==> flow/design.v <==
`timescale 1ns / 1ps
module fft_4(
        input               clk,
        input               rst_n,
        input wire signed [ 15:0]                   x0_real, 
        input wire signed [ 15:0]                   x0_imag,
        input wire signed [ 15:0]                   x1_real,
        input wire signed [ 15:0]                   x1_imag,
        input wire signed [ 15:0]                   x2_real,
        input wire signed [ 15:0]                   x2_imag,
        input wire signed [ 15:0]                   x3_real,
        input wire signed [ 15:0]                   x3_imag,
        output reg signed [ 15:0]                   X0_real,
        output reg signed [ 15:0]                   X0_imag,
        output reg signed [ 15:0]                   X1_real,
        output reg signed [ 15:0]                   X1_imag,            
        output reg signed [ 15:0]                   X2_real,
        output reg signed [ 15:0]                   X2_imag,
        output reg signed [ 15:0]                   X3_real,
        output reg signed [ 15:0]                   X3_imag
    );
parameter W4_0_real = 16'h7FFF; 
parameter W4_0_imag = 16'h0000;
parameter W4_1_real = 16'h0000;
parameter W4_1_imag = 16'h8000; 
parameter W4_2_real = 16'h8000; 
parameter W4_2_imag = 16'h0000; 
parameter W4_3_real = 16'h0000;   
parameter W4_3_imag = 16'h7FFF; 
        reg signed [ 15:0]              s0_real;
        reg signed [ 15:0]              s0_imag;
        reg signed [ 15:0]              s1_real;
        reg signed [ 15:0]              s1_imag;
        reg signed [ 15:0]              s2_real;
        reg signed [ 15:0]              s2_imag;
        reg signed [ 15:0]              s3_real;
        reg signed [ 15:0]              s3_imag;
        reg signed [ 15:0]              r0_real;
        reg signed [ 15:0]              r0_imag;
        reg signed [ 15:0]              r1_real;
        reg signed [ 15:0]              r1_imag;
        reg signed [ 15:0]              r2_real;
        reg signed [ 15:0]              r2_imag;
        reg signed [ 15:0]              r3_real;
        reg signed [ 15:0]              r3_imag;       
always @(posedge clk or negedge rst_n) begin
    if(!rst_n)begin
        s0_real     <=      'h0;
        s0_imag     <=      'h0;      
        s1_real     <=      'h0;
        s1_imag     <=      'h0;
        s2_real     <=      'h0;
        s2_imag     <=      'h0;
        s3_real     <=      'h0;
        s3_imag     <=      'h0;
    end
    else begin
        s0_real     <=      x0_real + x1_real;
        s0_imag     <=      x0_imag + x1_imag;
        s1_real     <=      x0_real - x1_real;
        s1_imag     <=      x0_imag - x1_imag;  
        s2_real     <=      x2_real + x3_real;
        s2_imag     <=      x2_imag + x3_imag;
        s3_real     <=      x2_real - x3_real;
        s3_imag     <=      x2_imag - x3_imag;
    end
end
always@(posedge clk or negedge rst_n)begin
    if (!rst_n)begin
        r0_real     <=      'h0;      
        r0_imag     <=      'h0;
        r1_real     <=      'h0;
        r1_imag     <=      'h0;
        r2_real     <=      'h0;
        r2_imag     <=      'h0;
        r3_real     <=      'h0;
        r3_imag     <=      'h0;
    end
    else begin
        r0_real     <=      s0_real + s2_real;
        r0_imag     <=      s0_imag + s2_imag;
        r2_real     <=      s0_real - s2_real;
        r2_imag     <=      s0_imag - s2_imag;
        r1_real     <=      s1_real + s3_imag;
        r1_imag     <=      s1_imag - s3_real;
        r3_real     <=      s1_real - s3_imag;
        r3_imag     <=      s1_imag + s3_real;
    end
end
always@(posedge clk or negedge rst_n)begin
    if (!rst_n)begin
        X0_real    <=       'b0;    
        X0_imag    <=       'b0; 
        X1_real    <=       'b0; 
        X1_imag    <=       'b0; 
        X2_real    <=       'b0; 
        X2_imag    <=       'b0; 
        X3_real    <=       'b0; 
        X3_imag    <=       'b0;
    end
    else begin
        X0_real    <=       r0_real;
        X0_imag    <=       r0_imag;
        X1_real    <=       r1_real;
        X1_imag    <=       r1_imag;
        X2_real    <=       r2_real;
        X2_imag    <=       r2_imag;
        X3_real    <=       r3_real;
        X3_imag    <=       r3_imag;
        end
end
endmodule
* From RTL to reports: fft_4
Tool output for the design above, in the order of the flow.
Line numbers count from 1 in the design file above.
Library cell names are shortened.
The mark - stands for no value.
- Top module :: fft_4
- Clock port :: clk
- Cell library :: sky130hd
- Corner :: tt_025C_1v80

* Elaborated design
Yosys after proc, flatten, opt, wreduce and memory -nomap, before mapping. Enables and synchronous resets that opt folds into registers are not counted as muxes. Memory bits, and registers merged into a memory's read port (data or address), are not among the register bits. Print and check cells are not counted. Equal cells are merged and count once.
- Register bits after elaboration :: 384
- Output and inout port bits :: 128
- Word-level cells :: 40
- Add/sub/neg operators :: 16
** Operator list (number)
- adder 16 bit :: 8
- subtractor 16 bit :: 8

* Logic depth
Longest topological path by Yosys (ltp), each cell counted once; first at word level (registers and memories cut), then after technology mapping (sequential cells cut; the memories' decode and read muxes count).
- Depth in word-level cells :: 1
- ABC_AREA :: 0
- Mapped depth :: 10
- Depth with buffers taken out :: 10

* After synthesis
Yosys stat after the flow's synthesis: flattened, memories mapped to cells. It holds for the ABC_AREA given above (unset counts as 0); a run with the other value may have another netlist.
Totals and module areas in this step are rounded.
- Cells in the netlist :: 2093
- Mapped area :: 21000 µm²
- Sequential area :: 9310 µm²
- Mapped flip-flops :: 372
- Buffer cells :: 80
** Cells by type
- dfrtp_1 :: number 372, area in all 9.31E+03 µm²
- ha_1 :: number 240, area in all 3002.88 µm²
- xnor2_1 :: number 162, area in all 1.42E+03 µm²
- a21oi_1 :: number 191, area in all 955.917 µm²
- inv_1 :: number 220, area in all 825.792 µm²
- nor2_1 :: number 180, area in all 675.648 µm²
- xor2_1 :: number 46, area in all 402.886 µm²
- fa_1 :: number 16, area in all 320.307 µm²
- nand2b_1 :: number 49, area in all 306.544 µm²
- o21ai_0 :: number 58, area in all 290.278 µm²
- clkbuf_1 :: number 67, area in all 251.491 µm²
- o21ai_1 :: number 44, area in all 220.211 µm²
- o21bai_1 :: number 29, area in all 217.709 µm²
- nand2_1 :: number 57, area in all 213.955 µm²
- nor2b_1 :: number 31, area in all 193.936 µm²
- a21o_1 :: number 25, area in all 187.68 µm²
- o21a_1 :: number 24, area in all 180.173 µm²
- nor3_1 :: number 33, area in all 165.158 µm²
Other cell types: 62; their cells: 249.

* Worst setup path after synthesis
Path of least setup slack by OpenSTA after synthesis, without wires, with an ideal clock, recovery checks aside; 20% of the period is set as input and as output delay. Where synthesis merged equal registers, the netlist keeps one of their names.
- Path kind :: input-to-reg
- From :: input port x0_real[0]
- To :: register s0_real[12]
- Clock period :: 3500 ps
- Launch time at the first pin :: 700 ps
- Data arrival time :: 2490 ps
- Required time :: 3363 ps
- Slack :: 873 ps
- Delay of the path :: 1927 ps
- Stages on the path :: 9
- Buffers on the path :: 0
- Synthesis period reached :: 2627 ps
"delay of the path" is the arrival time less input delay plus setup time.
"stages on the path": output pins that drive a net of the path, with the launching flip-flop's if there is one; two outputs of one cell count as two.
"synthesis period reached" is the clock period less the worst setup slack; recovery checks do not enter. This is arithmetic on one report: input and output delays are still those of the set period (20% each).
The rows between start and end are the longest chain of elaborated cells between them; the timing report does not say that the signal goes this way. Where chains are equally long, one stands for them.
Each line given opens the expression or statement behind the cell; cells for indexed reads and writes are added by Yosys, which also makes memories of some case tables.
- Cells stage by stage :: ha_1 > fa_1 > nand2b_1 > a221oi_1 > nor3b_1 > o41ai_2 > a21o_1 > a2111oi_0 > nor4_1
- Cells in the longest elaborated chain :: 1
- Elaborated cells between the ends (all ways) :: 1
- Source lines of those cells :: 1
- Those cells by class :: add/sub (1)
** RTL lines, path post-synthesis
- start: declaration :: RTL line 5 : input wire signed [ 15:0]                   x0_real,
- adder 16 bit :: RTL line 58 : s0_real     <=      x0_real + x1_real;
- end: assignment :: RTL line 48 : s0_real     <=      'h0;
- end: assignment :: RTL line 58
- end: declaration :: RTL line 30 : reg signed [ 15:0]              s0_real;

* Timing after layout
From the final timing report of entry A: the path of least setup slack in the routed layout; clock arrival at registers is part of the times.
The path's times are printed in steps of 10 ps; the period is the one set.
- Path kind :: reg-to-reg
- From :: register s3_real[1]
- To :: register r1_imag[15]
- Clock period :: 2970 ps
- Launch time at the first pin :: 560 ps
- Data arrival time :: 3120 ps
- Required time :: 3400 ps
- Slack :: 280 ps
- Stages on the path :: 10
- Buffers on the path :: 1
The rows between start and end are the longest chain of elaborated cells between them; the timing report does not say that the signal goes this way. Where chains are equally long, one stands for them.
- Cells stage by stage :: dfrtp_1 > inv_1 > ha_1 > nor2b_1 > o31ai_1 > a21oi_1 > a311oi_1 > buf_4 > o31ai_1 > a211o_1
- Cells in the longest elaborated chain :: 1
- Elaborated cells between the ends (all ways) :: 1
- Source lines of those cells :: 1
- Those cells by class :: add/sub (1)
** RTL lines, path after layout
- start: declaration :: RTL line 36 : reg signed [ 15:0]              s3_real;
- start: assignment :: RTL line 54 : s3_real     <=      'h0;
- start: assignment :: RTL line 64 : s3_real     <=      x2_real - x3_real;
- subtractor 16 bit :: RTL line 85 : r1_imag     <=      s1_imag - s3_real;
- end: assignment :: RTL line 73 : r1_imag     <=      'h0;
- end: assignment :: RTL line 85
- end: declaration :: RTL line 41 : reg signed [ 15:0]              r1_imag;

Wiki page: fft_4 / flow data

Measured data: module fft_4, platform sky130hd, 6 stored runs of the flow under differing settings, order arbitrary. Input and output delays are each 20% of the period that was set; the output load is 0.01 pF.
"reached clock period" is the run's clock period less its worst setup slack. It is reckoned from that one timing run; input and output delays stay at 20% of the period that was set.
"overall power" rests on the timing tool's default activity at the inputs, not on a simulated workload.
The measured numbers are rounded.

** Entry A
- Settings :: CORE_UTILIZATION=46; period_ns=2.97; CAP_MARGIN=20; CORE_MARGIN=2; SLEW_MARGIN=20
- Reached clock period :: 2688 ps
- Utilization in the final report :: 58.4%
- Overall power :: 22.6 mW
- Area inside the die boundary :: 47400 µm²
- Synthesized cell area :: 21000 µm²
- Lowest setup slack :: 282 ps

** Entry B
- Settings :: CELL_PAD_IN_SITES_DETAIL_PLACEMENT=2; CORE_ASPECT_RATIO=0.67; CORE_MARGIN=5; CORE_UTILIZATION=30; GPL_TIMING_DRIVEN=1; SETUP_SLACK_MARGIN=0.59; SLEW_MARGIN=0; period_ns=5.2; CAP_MARGIN=20
- Overall power :: 13.6 mW
- Lowest setup slack :: 1540 ps
- Reached clock period :: 3655 ps
- Utilization in the final report :: 37.5%
- Area inside the die boundary :: 75500 µm²
- Synthesized cell area :: 21000 µm²

** Entry C
- Settings :: CORE_MARGIN=3; CORE_UTILIZATION=50; CTS_CLUSTER_DIAMETER=380; CTS_CLUSTER_SIZE=55; MIN_ROUTING_LAYER=met2; PLACE_DENSITY_LB_ADDON=0.06; SETUP_SLACK_MARGIN=0.47; SLEW_MARGIN=25; TNS_END_PERCENT=45; period_ns=1.78; CAP_MARGIN=20
- Synthesized cell area :: 21000 µm²
- Reached clock period :: 2565 ps
- Area inside the die boundary :: 44500 µm²
- Overall power :: 41.9 mW
- Lowest setup slack :: -785 ps
- Utilization in the final report :: 81.1%

** Entry D
- Settings :: CORE_MARGIN=10; CORE_UTILIZATION=40; TNS_END_PERCENT=85; period_ns=3.5; CAP_MARGIN=20; SLEW_MARGIN=20
- Utilization in the final report :: 49.9%
- Synthesized cell area :: 21000 µm²
- Reached clock period :: 2876 ps
- Overall power :: 19.0 mW
- Area inside the die boundary :: 62100 µm²
- Lowest setup slack :: 624 ps

** Entry E
- Settings :: CAP_MARGIN=30; CORE_MARGIN=3; CORE_UTILIZATION=24; CTS_CLUSTER_SIZE=77; GPL_ROUTABILITY_DRIVEN=1; GPL_TIMING_DRIVEN=0; PLACE_DENSITY_LB_ADDON=0.2; SETUP_SLACK_MARGIN=0.37; TNS_END_PERCENT=45; period_ns=3.49; SLEW_MARGIN=20
- Synthesized cell area :: 21000 µm²
- Reached clock period :: 3081 ps
- Overall power :: 19.4 mW
- Utilization in the final report :: 30.9%
- Area inside the die boundary :: 91100 µm²
- Lowest setup slack :: 409 ps

** Entry F
- Settings :: ABC_AREA=0; CORE_ASPECT_RATIO=1.36; CORE_MARGIN=5; CORE_UTILIZATION=44; CTS_CLUSTER_DIAMETER=163; CTS_CLUSTER_SIZE=73; GPL_ROUTABILITY_DRIVEN=1; HOLD_SLACK_MARGIN=0.02; MIN_ROUTING_LAYER=met1; TNS_END_PERCENT=85; period_ns=4.83; CAP_MARGIN=20; SLEW_MARGIN=20
- Lowest setup slack :: 1700 ps
- Area inside the die boundary :: 52300 µm²
- Reached clock period :: 3127 ps
- Utilization in the final report :: 51.5%
- Synthesized cell area :: 21000 µm²
- Overall power :: 11.7 mW
